==> flow/design.v <==
module sync 
( 
    input  logic CLKip, 
    input  logic SIGi,
    output logic SIGo
);
    logic meta_sig;
    always_ff @(posedge CLKip) meta_sig <= SIGi;
    always_ff @(posedge CLKip) SIGo     <= meta_sig;
endmodule
module mem 
    # ( 
    parameter DATA_WIDTH = 32
    ) (
    input  logic                  CLKip,
    input  logic                  RDi,       
    input  logic                  WEi,     
    input  logic [DATA_WIDTH-1:0] DATAi,
    output logic [DATA_WIDTH-1:0] Qo
);
	logic [DATA_WIDTH-1:0] ram;
	always_ff @(posedge CLKip) if (WEi) ram <= DATAi;
	always_ff @(posedge CLKip) if (RDi) Qo <= ram;
endmodule
`timescale 1ns/1ps
module uart_rx 
    # (
    parameter FREQ_CLK  = 100_000_000,  
    parameter DATA_WDTH = 8          
    ) (
    input   wire                    CLKip,  
    input   wire                    RSTi,  
    input   wire                    RXi,  
    input   wire                    BAUD_RATE_RDi,  
    input   wire                    BAUD_RATE_WEi,  
    input   logic [31:0]            BAUD_RATEi,  
    output  logic                   DONEo,  
    output  logic                   READYo,  
    output  logic [DATA_WDTH-1:0]   DATAo  
    );
    int unsigned                    baud_rate;  
    int unsigned                    bit_cntr;  
    int unsigned                    half_bit_cntr;  
    logic                           half_rx_strb;  
    logic                           rx_strb;  
    int unsigned                    clk_count;  
    logic [$clog2(DATA_WDTH+1)-1:0] bit_idx;   
    logic [DATA_WDTH-1:0]           data;  
    logic                           rx;  
    logic                           rst;  
    logic                           done;  
    logic                           ready;  
    logic                           baud_rate_read;  
    logic                           baud_rate_we;  
    int unsigned                    br;  
    sync rx_stab (.CLKip (CLKip), .SIGi (RXi), .SIGo (rx));
    sync rst_stab (.CLKip (CLKip), .SIGi (RSTi), .SIGo (rst));
    sync br_we_stab (.CLKip (CLKip), .SIGi (BAUD_RATE_WEi), .SIGo (baud_rate_we));
    sync br_rd_stab (.CLKip (CLKip), .SIGi (BAUD_RATE_RDi), .SIGo (baud_rate_read));
    mem baud_rate_mem (
        .CLKip  (CLKip),
        .RDi    (baud_rate_read),  
        .WEi    (baud_rate_we),
        .DATAi  (baud_rate), 
        .Qo     (br)
        );
    typedef enum logic [1:0] {       
        IDLE    = 2'h0,
        START   = 2'h1,
        RECEIVE = 2'h2,
        STOP    = 2'h3
    } statetype;
    statetype STATE;
    always_comb begin: calc_bit_value
        baud_rate = BAUD_RATEi;
        bit_cntr = FREQ_CLK / baud_rate;
        half_bit_cntr = bit_cntr >> 1;
    end
always @(posedge CLKip) begin: strobe_logic
    if (rst) begin
        clk_count <= 0;
        half_rx_strb <= 0;
        rx_strb <= 0;
    end else begin
        case (STATE)
            IDLE: begin
                clk_count <= 0;
                half_rx_strb <= 0;
                rx_strb <= 0;
            end
            START: begin
                if (clk_count == half_bit_cntr) begin
                    half_rx_strb <= 1;
                    clk_count <= 0;
                end
                else begin
                    half_rx_strb <= 0;
                    clk_count <= clk_count + 1;
                end                
            end
            RECEIVE: begin
                if (clk_count == bit_cntr) begin
                    rx_strb <= 1;
                    clk_count <= 0;
                end
                else begin
                    rx_strb <= 0;
                    clk_count <= clk_count + 1;
                end                  
            end
            STOP: begin
                if (clk_count == bit_cntr) begin
                    rx_strb <= 1;
                    clk_count <= 0;
                end
                else begin
                    rx_strb <= 0;
                    clk_count <= clk_count + 1;
                end                  
            end  
            default: begin
                clk_count <= 0;
            end
        endcase
    end
end
    always_ff @(posedge CLKip) begin: fsm_uart_rx
        if (rst) begin
            bit_idx     <= 0;
            STATE       <= IDLE;
            done        <= 0;
        end
        else begin
            case (STATE)
                IDLE: begin
                    ready          <= 1;
                    if (rx == 1'b0) STATE <= rx ? IDLE : START;
                end
                START: begin
                    ready          <= 0;
                    done           <= 0;
                    if (half_rx_strb) begin
                        STATE <= rx ? IDLE : RECEIVE;
                    end
                    else begin 
                        STATE <= START;
                    end
                end
                RECEIVE: begin
                    if (rx_strb) begin
                        /*verilator lint_off WIDTHTRUNC*/                        
                        data[bit_idx] <= rx;
                        /*verilator lint_on WIDTHTRUNC*/
                        if (bit_idx < DATA_WDTH-1) begin 
                            bit_idx <= bit_idx + 1;
                        end
                        else begin 
                            bit_idx <= 0;
                            STATE   <= STOP;
                            done    <= 1;
                        end 
                    end
                    else begin
                        STATE <= RECEIVE;
                    end  
                end
                STOP: begin
                    if (rx_strb) STATE <= rx_strb ? IDLE : STOP;
                end
                default: begin
                    STATE <= IDLE;
                end 
            endcase            
        end   
    end 
    always_comb begin: set_out
        DATAo = data;
        READYo = ready;
        DONEo = done;
    end
endmodule
`timescale 1ns/1ps
module fifo #(
    parameter DATA_WIDTH = 8,
    parameter FIFO_DEPTH = 16,
    parameter LOG2_DEPTH = $clog2(FIFO_DEPTH)
) (
    input  logic                     CLKip,
    input  logic                     RSTi,
    input  logic                     WEi,
    input  logic [DATA_WIDTH-1:0]    DATAi,
    input  logic                     RDi,
    output logic [DATA_WIDTH-1:0]    DATAo,
    output logic                     FULLo,
    output logic                     EMPTYo
);
    logic [DATA_WIDTH-1:0] memory [0:FIFO_DEPTH-1];
    logic [LOG2_DEPTH:0]   count;
    logic [LOG2_DEPTH-1:0] wr_ptr;
    logic [LOG2_DEPTH-1:0] rd_ptr;
    logic [1:0] count_state;
    always_ff @(posedge CLKip or posedge RSTi) begin
        if (RSTi) begin
            wr_ptr  <= '0;
            rd_ptr  <= '0;
            count   <= '0;
            count_state <= '0;
        end 
        else begin
            if (WEi && !FULLo) begin: write
                wr_ptr <= (wr_ptr == '1) ? 0 : wr_ptr + 1;
            end
            if (RDi && !EMPTYo) begin: read
                rd_ptr <= (rd_ptr == '1) ? 0 : rd_ptr + 1;
            end
            case ({WEi && !FULLo, RDi && !EMPTYo})
                2'b01:   count <= count - 1;
                2'b10:   count <= count + 1;
                2'b11:   count <= count;
                default: count <= count;
            endcase
        end
    end
    always_ff @(posedge CLKip) begin
        if (!RSTi && WEi && !FULLo) memory[wr_ptr] <= DATAi;
        if (!RSTi && RDi && !EMPTYo) DATAo <= memory[rd_ptr];
    end
    always_comb begin: status
        FULLo  = (count == FIFO_DEPTH);
        EMPTYo = (count == 0);
    end
endmodule
`timescale 1ns/1ps
module uart #(
    parameter CLK_FREQ = 100_000_000,   
    parameter DATA_WIDTH = 8,           
    parameter FIFO_DEPTH = 16           
) (
    input  logic                    CLKip,        
    input  logic                    RSTi,         
    input  logic                    RXi,          
    input  logic [31:0]             BAUD_RATEi,   
    input  logic                    BAUD_RATE_WEi,  
    input  logic                    BAUD_RATE_RDi,  
    output logic                    DONEo,
    output logic [DATA_WIDTH-1:0]   DATAo,  
    output logic                    EMPTYo,   
    output logic                    FULLo     
);
    logic [DATA_WIDTH-1:0] data;
    logic done;
    logic ready;
    logic RDi;
    always_ff @(posedge CLKip) begin
        RDi <= 1;
        DONEo <=done;
    end
    uart_rx #(
        .FREQ_CLK       (CLK_FREQ),
        .DATA_WDTH      (DATA_WIDTH)
    ) uart_rx_inst (
        .CLKip          (CLKip),
        .RSTi           (RSTi),
        .RXi            (RXi),
        .BAUD_RATEi     (BAUD_RATEi),
        .BAUD_RATE_WEi  (BAUD_RATE_WEi),
        .BAUD_RATE_RDi  (BAUD_RATE_RDi),
        .DONEo          (done),
        .READYo         (ready),
        .DATAo          (data)
    );
    fifo #(
        .DATA_WIDTH     (DATA_WIDTH),
        .FIFO_DEPTH     (FIFO_DEPTH)
    ) fifo_inst (
        .CLKip          (CLKip),
        .RSTi           (RSTi),
        .WEi            (done),        
        .DATAi          (data),      
        .RDi            (RDi),          
        .DATAo          (DATAo),      
        .FULLo          (FULLo),      
        .EMPTYo         (EMPTYo)     
    );
endmodule
Wiki page: uart / tool data

* From RTL to reports: uart
Each step is given for the RTL above and for the edited RTL.
"original" refers to lines of the RTL above, "edited" to lines of the edited file.
"difference" is "edited" less "original", of the values as shown.
Operators: Yosys type, input widths -> output width; for muxes data width and select width s.
Library cell names are shortened.
A cell with n/a has no value.
- Design top :: uart
- Clock :: CLKip
- Cell library :: sky130hd
- Library corner :: tt_025C_1v80

* Edit of the RTL
The edit as a unified diff against the file above.
The edited RTL no longer does the same as the RTL above: the edit was made by script, with no optimisation intended.
#+begin_src diff
@@ -6,5 +6,5 @@
 );
     logic meta_sig;
-    always_ff @(posedge CLKip) meta_sig <= SIGi;
+    always_comb meta_sig = SIGi;
     always_ff @(posedge CLKip) SIGo     <= meta_sig;
 endmodule
#+end_src

* After elaboration
Source: Yosys, flattened and elaborated, memories not mapped. Widths are those after wreduce. Registers that Yosys merges into a memory's read port (data or address) are not register bits. Print and check cells do not count. Equal cells are merged and count once.
Yosys's memory passes give these memory sizes; they may raise the number of words (mostly to a power of two), join words into wider ones and drop unused or constant bits.
** Storage and ports
- memories kept :: original 1, edited 1, difference 0
- flip-flop bits (word level) :: original 67, edited 65, difference -2
- RAM bits :: original 128, edited 128, difference 0
- word width x clocked read ports :: original 8, edited 8, difference 0
- output and inout bits :: original 11, edited 11, difference 0
- elaborated cells :: original 93, edited 91, difference -2
** Memories
- shape (words x width / read and write ports) :: original fifo_inst.memory 16 x 8 bit 1R1W, edited fifo_inst.memory 16 x 8 bit 1R1W
** Cells by class
- bitwise operators :: original 5, edited 5, difference 0
- order comparisons :: original 1, edited 1, difference 0
- multiplexer cells :: original 26, edited 26, difference 0
- reductions and logical operators :: original 20, edited 20, difference 0
- $add $sub $neg :: original 7, edited 7, difference 0
- divide/modulo/power cells :: original 1, edited 1, difference 0
- shifts and indexed selects :: original 2, edited 2, difference 0
- eq/ne operators :: original 15, edited 15, difference 0
** Operators by type and width
- $mux 2 :: original 6, edited 6, difference 0
- $mux 1 :: original 5, edited 5, difference 0
- $logic_and 1x1->1 :: original 4, edited 4, difference 0
- $mux 4 :: original 4, edited 4, difference 0
- $add 4x1->4 const B :: original 3, edited 3, difference 0
- $eq 2x2->1 const B :: original 3, edited 3, difference 0
- $logic_not 1->1 :: original 3, edited 3, difference 0
- $mux 8 :: original 3, edited 3, difference 0
- $pmux 1 s2 :: original 3, edited 3, difference 0
- $reduce_bool 2->1 :: original 3, edited 3, difference 0
- $eq 2x1->1 const B :: original 2, edited 2, difference 0
- $eq 4x4->1 const B :: original 2, edited 2, difference 0
- $mux 32 :: original 2, edited 2, difference 0
- $ne 2x1->1 const B :: original 2, edited 2, difference 0
- $ne 2x2->1 const B :: original 2, edited 2, difference 0
- $not 1->1 :: original 2, edited 2, difference 0
- $reduce_and 3->1 :: original 2, edited 2, difference 0
- $add 32x1->32 const B :: original 1, edited 1, difference 0
- $add 5x1->5 const B :: original 1, edited 1, difference 0
- $and 8x8->8 :: original 1, edited 1, difference 0
- $div 27x32->32 const A :: original 1, edited 1, difference 0
- $eq 32x31->1 :: original 1, edited 1, difference 0
- $eq 32x32->1 :: original 1, edited 1, difference 0
- $eq 5x5->1 const B :: original 1, edited 1, difference 0
- $logic_not 2->1 :: original 1, edited 1, difference 0
- $logic_not 5->1 :: original 1, edited 1, difference 0
- $lt 4x3->1 const B :: original 1, edited 1, difference 0
- $ne 3x3->1 const B :: original 1, edited 1, difference 0
Not every row of either side is listed.

* Logic depth
Yosys ltp: most cells in a row. Word level: on the elaborated netlist, between registers, memories and ports. Mapped: between sequential cells and ports; inverters and the memories' decode and read muxes count.
** Logic depth
- depth after elaboration :: original 7, edited 7, difference 0
- ABC_AREA :: original 0, edited 0
- mapped depth :: original 332, edited 332, difference 0
- gate-level depth less buffers :: original 294, edited 294, difference 0

* Synthesis result
The flow's flattened synthesis, as Yosys stat reports it; memories are mapped. The netlist is that of the ABC_AREA named above (0 if unset); the other value can give another one.
** Cell types
- dfxtp_1 :: original 48, edited 46, difference -2
- nor2_1 :: original 649, edited 649, difference 0
- nand2_1 :: original 570, edited 570, difference 0
- ha_1 :: original 509, edited 509, difference 0
- a21oi_1 :: original 467, edited 467, difference 0
- o21ai_0 :: original 334, edited 334, difference 0
- xnor2_1 :: original 288, edited 288, difference 0
- inv_1 :: original 205, edited 205, difference 0
- a21o_1 :: original 171, edited 171, difference 0
- clkbuf_1 :: original 167, edited 167, difference 0
- nand3_1 :: original 164, edited 164, difference 0
- xor2_1 :: original 161, edited 161, difference 0
- edfxtp_1 :: original 144, edited 144, difference 0
- nor3_1 :: original 140, edited 140, difference 0
- o21a_1 :: original 111, edited 111, difference 0
- a31oi_1 :: original 104, edited 104, difference 0
- nand2b_1 :: original 88, edited 88, difference 0
- o211ai_1 :: original 65, edited 65, difference 0
Not every row of either side is listed.
** Synthesis totals
- mapped area (um2) :: original 41501.1, edited 41461.0, difference -40.1
- mapped flip-flops :: original 205, edited 203, difference -2
- cell count :: original 5633, edited 5631, difference -2
- buffer cells :: original 216, edited 216, difference 0
By module: a second synthesis without flattening, with its own total; a netlist apart from the flattened one above.
** Unflattened totals
- cells (unflattened synthesis) :: original 5456, edited 5454, difference -2
- area total of the unflattened synthesis (um2) :: original 40861.7, edited 40821.7, difference -40.0
Rows give one instance, submodules left out.
** By module, original
- uart_rx :: times used 1, cells 5125, area 34732.1 um2
- fifo :: times used 1, cells 325, area 6025.8 um2
- sync :: times used 2, cells 2, area 40.0 um2
- uart :: times used 1, cells 2, area 23.8 um2
** By module, edited
- uart_rx :: times used 1, cells 5125, area 34732.1 um2
- fifo :: times used 1, cells 325, area 6025.8 um2
- sync :: times used 2, cells 1, area 20.0 um2
- uart :: times used 1, cells 2, area 23.8 um2

* Path before layout
OpenSTA on the mapped netlist: ideal clock, no wires. The path of least setup slack (recovery checks aside). Input and output delay are each 20% of the period. Register names are those of the netlist, which keeps one name where synthesis merged equal registers.
** Timing path post-synthesis
- kind :: original in2reg, edited in2reg
- start :: original input port BAUD_RATEi[31], edited input port BAUD_RATEi[31]
- end :: original register uart_rx_inst.clk_count[2], edited register uart_rx_inst.clk_count[2]
- path delay (ps) :: original 69924, edited 69924, difference 0
- path buffers :: original 65, edited 65, difference 0
- input delay (ps) :: original 24000, edited 24000, difference 0
- period (ps) :: original 120000, edited 120000, difference 0
- arrival time (ps) :: original 93809, edited 93809, difference 0
- driving pins on the path :: original 309, edited 309, difference 0
- slack (ps) :: original 26076, edited 26076, difference 0
- time at the first pin (ps) :: original 24000, edited 24000, difference 0
- synthesis period reached (ps) :: original 93924, edited 93924, difference 0
"path delay" = arrival - input delay + setup time.
"driving pins on the path": output pins that drive a net of the path, with the launching flip-flop's if there is one; two outputs of one cell count as two.
"synthesis period reached" = period - worst setup slack (recovery checks aside). The figure is calculated, with input and output delays left at 20% of the set period.
The rows between start and end are the longest chain of elaborated cells between them; the timing report does not say that the signal goes this way. Where chains are equally long, one stands for them.
A line is the first line of the expression or statement that the cell stems from. Yosys adds cells for indexed reads and writes and turns some case tables into memories.
A register here has more assigning lines than the two given.
On the way, post-synthesis, original:
- Cell sequence :: buf_6 -> or4_4 -> buf_6 -> or4_4 -> buf_6 -> buf_6 -> or3_4 -> buf_6 -> clkbuf_1 -> buf_1 -> nor3_1 -> ha_1 -> nor2_1 -> a2111oi_2 -> mux2i_1 -> nor2_1 -> ha_1 -> a21o_1 -> [273 not listed] -> clkbuf_1 -> clkbuf_1 -> o22ai_1 -> a21oi_1 -> ha_1 -> and4_1 -> a21oi_1 -> a211oi_1 -> a211oi_1 -> o21ai_0 -> a21oi_1 -> o21ai_0 -> a21oi_1 -> xnor2_1 -> nand4b_1 -> a32oi_2 -> buf_6 -> nor2_1
- Length of the longest elaborated chain :: 4
- Elaborated cells on any way between the ends :: 6
** Ends and longest elaborated chain, post-synthesis, original
- start: declaration :: RTL line 242 : input  logic [31:0]             BAUD_RATEi,
- $div 27x32->32 :: RTL line 76 : bit_cntr = FREQ_CLK / baud_rate;
- $eq 32x32->1 :: RTL line 112 : if (clk_count == bit_cntr) begin
- $mux 32 :: RTL line 112
- $pmux 32 s3 :: RTL line 85 : case (STATE)
- end: assignment :: RTL line 98 : clk_count <= clk_count + 1;
- end: assignment :: RTL line 108 : clk_count <= clk_count + 1;
- end: declaration :: RTL line 46 : int unsigned                    clk_count;
On the way, post-synthesis, edited:
- Cell sequence :: buf_6 -> or4_4 -> buf_6 -> or4_4 -> buf_6 -> buf_6 -> or3_4 -> buf_6 -> clkbuf_1 -> buf_1 -> nor3_1 -> ha_1 -> nor2_1 -> a2111oi_2 -> mux2i_1 -> nor2_1 -> ha_1 -> a21o_1 -> [273 not listed] -> clkbuf_1 -> clkbuf_1 -> o22ai_1 -> a21oi_1 -> ha_1 -> and4_1 -> a21oi_1 -> a211oi_1 -> a211oi_1 -> o21ai_0 -> a21oi_1 -> o21ai_0 -> a21oi_1 -> xnor2_1 -> nand4b_1 -> a32oi_2 -> buf_6 -> nor2_1
- Length of the longest elaborated chain :: 4
- Elaborated cells on any way between the ends :: 6
** Ends and longest elaborated chain, post-synthesis, edited
- start: declaration :: RTL line 242 : input  logic [31:0]             BAUD_RATEi,
- $div 27x32->32 :: RTL line 76 : bit_cntr = FREQ_CLK / baud_rate;
- $eq 32x32->1 :: RTL line 112 : if (clk_count == bit_cntr) begin
- $mux 32 :: RTL line 112
- $pmux 32 s3 :: RTL line 85 : case (STATE)
- end: assignment :: RTL line 98 : clk_count <= clk_count + 1;
- end: assignment :: RTL line 108 : clk_count <= clk_count + 1;
- end: declaration :: RTL line 46 : int unsigned                    clk_count;

* Worst path after layout
From the final timing report of each run of pair 1: the path of least setup slack in the routed layout; clock arrival at registers is part of the times.
The path's times are printed in steps of 10 ps; the period is the one set.
** Timing path post-layout
- kind :: original in2reg, edited in2reg
- start :: original input port BAUD_RATEi[31], edited input port BAUD_RATEi[31]
- end :: original register uart_rx_inst.clk_count[3], edited register uart_rx_inst.clk_count[0]
- arrival time (ps) :: original 107990, edited 107160, difference -830
- time at the first pin (ps) :: original 22400, edited 22400, difference 0
- path buffers :: original 13, edited 13, difference 0
- slack (ps) :: original 4410, edited 5230, difference +820
- input delay (ps) :: original 22400, edited 22400, difference 0
- period (ps) :: original 112000, edited 112000, difference 0
- driving pins on the path :: original 268, edited 269, difference +1
The rows between start and end are the longest chain of elaborated cells between them; the timing report does not say that the signal goes this way. Where chains are equally long, one stands for them.
A register here has more assigning lines than the two given.
On the way, post-layout, original:
- Cell sequence :: clkdlybuf4s50_1 -> or4_4 -> or4_4 -> or3_4 -> nor3_1 -> ha_1 -> nor2_1 -> a2111oi_2 -> mux2i_1 -> nor2_1 -> ha_1 -> a21o_1 -> a31oi_1 -> nand3_1 -> o21ai_0 -> and2_1 -> ha_1 -> o21ai_0 -> [232 not listed] -> buf_4 -> nand2_1 -> o22ai_1 -> a21oi_1 -> ha_1 -> and4_1 -> a21oi_1 -> a211oi_1 -> a211oi_1 -> o21ai_0 -> a21oi_1 -> o21ai_0 -> a21oi_1 -> xnor2_1 -> nand4b_1 -> a32oi_2 -> buf_4 -> nor2_1
- Length of the longest elaborated chain :: 4
- Elaborated cells on any way between the ends :: 6
** Ends and longest elaborated chain, post-layout, original
- start: declaration :: RTL line 242 : input  logic [31:0]             BAUD_RATEi,
- $div 27x32->32 :: RTL line 76 : bit_cntr = FREQ_CLK / baud_rate;
- $eq 32x32->1 :: RTL line 112 : if (clk_count == bit_cntr) begin
- $mux 32 :: RTL line 112
- $pmux 32 s3 :: RTL line 85 : case (STATE)
- end: assignment :: RTL line 98 : clk_count <= clk_count + 1;
- end: assignment :: RTL line 108 : clk_count <= clk_count + 1;
- end: declaration :: RTL line 46 : int unsigned                    clk_count;
On the way, post-layout, edited:
- Cell sequence :: clkdlybuf4s50_1 -> or4_4 -> or4_4 -> or3_4 -> nor3_1 -> ha_1 -> nor2_1 -> a2111oi_2 -> mux2i_1 -> nor2_1 -> ha_1 -> a21o_1 -> a31oi_1 -> nand3_1 -> o21ai_0 -> and2_1 -> ha_1 -> o21ai_0 -> [233 not listed] -> o21ai_0 -> and2_1 -> mux2_2 -> ha_1 -> a21oi_1 -> nor2b_1 -> o21ai_0 -> a211oi_1 -> a211oi_1 -> o21ai_0 -> a21oi_1 -> o21ai_0 -> a21oi_1 -> xnor2_1 -> nand4b_1 -> a32oi_2 -> buf_12 -> nor2_1
- Length of the longest elaborated chain :: 4
- Elaborated cells on any way between the ends :: 6
** Ends and longest elaborated chain, post-layout, edited
- start: declaration :: RTL line 242 : input  logic [31:0]             BAUD_RATEi,
- $div 27x32->32 :: RTL line 76 : bit_cntr = FREQ_CLK / baud_rate;
- $eq 32x32->1 :: RTL line 112 : if (clk_count == bit_cntr) begin
- $mux 32 :: RTL line 112
- $pmux 32 s3 :: RTL line 85 : case (STATE)
- end: assignment :: RTL line 98 : clk_count <= clk_count + 1;
- end: assignment :: RTL line 108 : clk_count <= clk_count + 1;
- end: declaration :: RTL line 46 : int unsigned                    clk_count;

* Layout results
Runs of the flow (Yosys, OpenROAD) on both versions; the two runs of a pair have the same settings. The constraints put input and output delay at 20% of the set period each and load the outputs with 0.01 pF.
Settings, pair 1:
- CORE_UTILIZATION :: 40
- PLACE_DENSITY :: 0.6
- period_ns :: 112.0
- CAP_MARGIN :: 20
- CORE_MARGIN :: 2
- SLEW_MARGIN :: 20
** Final reports, pair 1
- area of the synthesized netlist (um2) :: original 41501.1, edited 41461.0, difference -40.1
- total die area (um2) :: original 106344.0, edited 106243.0, difference -101.0
- worst setup slack after layout (ps) :: original 4406, edited 5229, difference +823
- utilization in the final report :: original 0.428, edited 0.429, difference +0.001
- power consumption (mW) :: original 0.2796, edited 0.2763, difference -0.0033
- clock period reached (ps) :: original 107594, edited 106770, difference -824
- lowest hold slack (ps) :: original 330, edited 413, difference +83
- final setup TNS (ps) :: original 0, edited 0, difference 0
Settings, pair 2:
- ABC_AREA :: 1
- CELL_PAD_IN_SITES_DETAIL_PLACEMENT :: 0
- CELL_PAD_IN_SITES_GLOBAL_PLACEMENT :: 0
- CORE_ASPECT_RATIO :: 0.94
- CORE_UTILIZATION :: 45
- GPL_TIMING_DRIVEN :: 0
- PLACE_DENSITY_LB_ADDON :: 0.1
- SETUP_SLACK_MARGIN :: -0.56
- SLEW_MARGIN :: 40
- TNS_END_PERCENT :: 20
- period_ns :: 103.0
- CAP_MARGIN :: 20
- CORE_MARGIN :: 2
** Final reports, pair 2
- area of the synthesized netlist (um2) :: original 38828.5, edited 38788.5, difference -40.0
- total die area (um2) :: original 88652.8, edited 88562.1, difference -90.7
- worst setup slack after layout (ps) :: original 8003, edited 7861, difference -142
- utilization in the final report :: original 0.486, edited 0.485, difference -0.001
- power consumption (mW) :: original 0.3035, edited 0.2454, difference -0.0581
- clock period reached (ps) :: original 94997, edited 95139, difference +142
- lowest hold slack (ps) :: original 329, edited 370, difference +41
- final setup TNS (ps) :: original 0, edited 0, difference 0
"clock period reached" means the clock period less the worst setup slack. The figure is calculated, with input and output delays left at 20% of the set period.
"power consumption" rests on the timing tool's default activity at the inputs, not on a simulated workload.
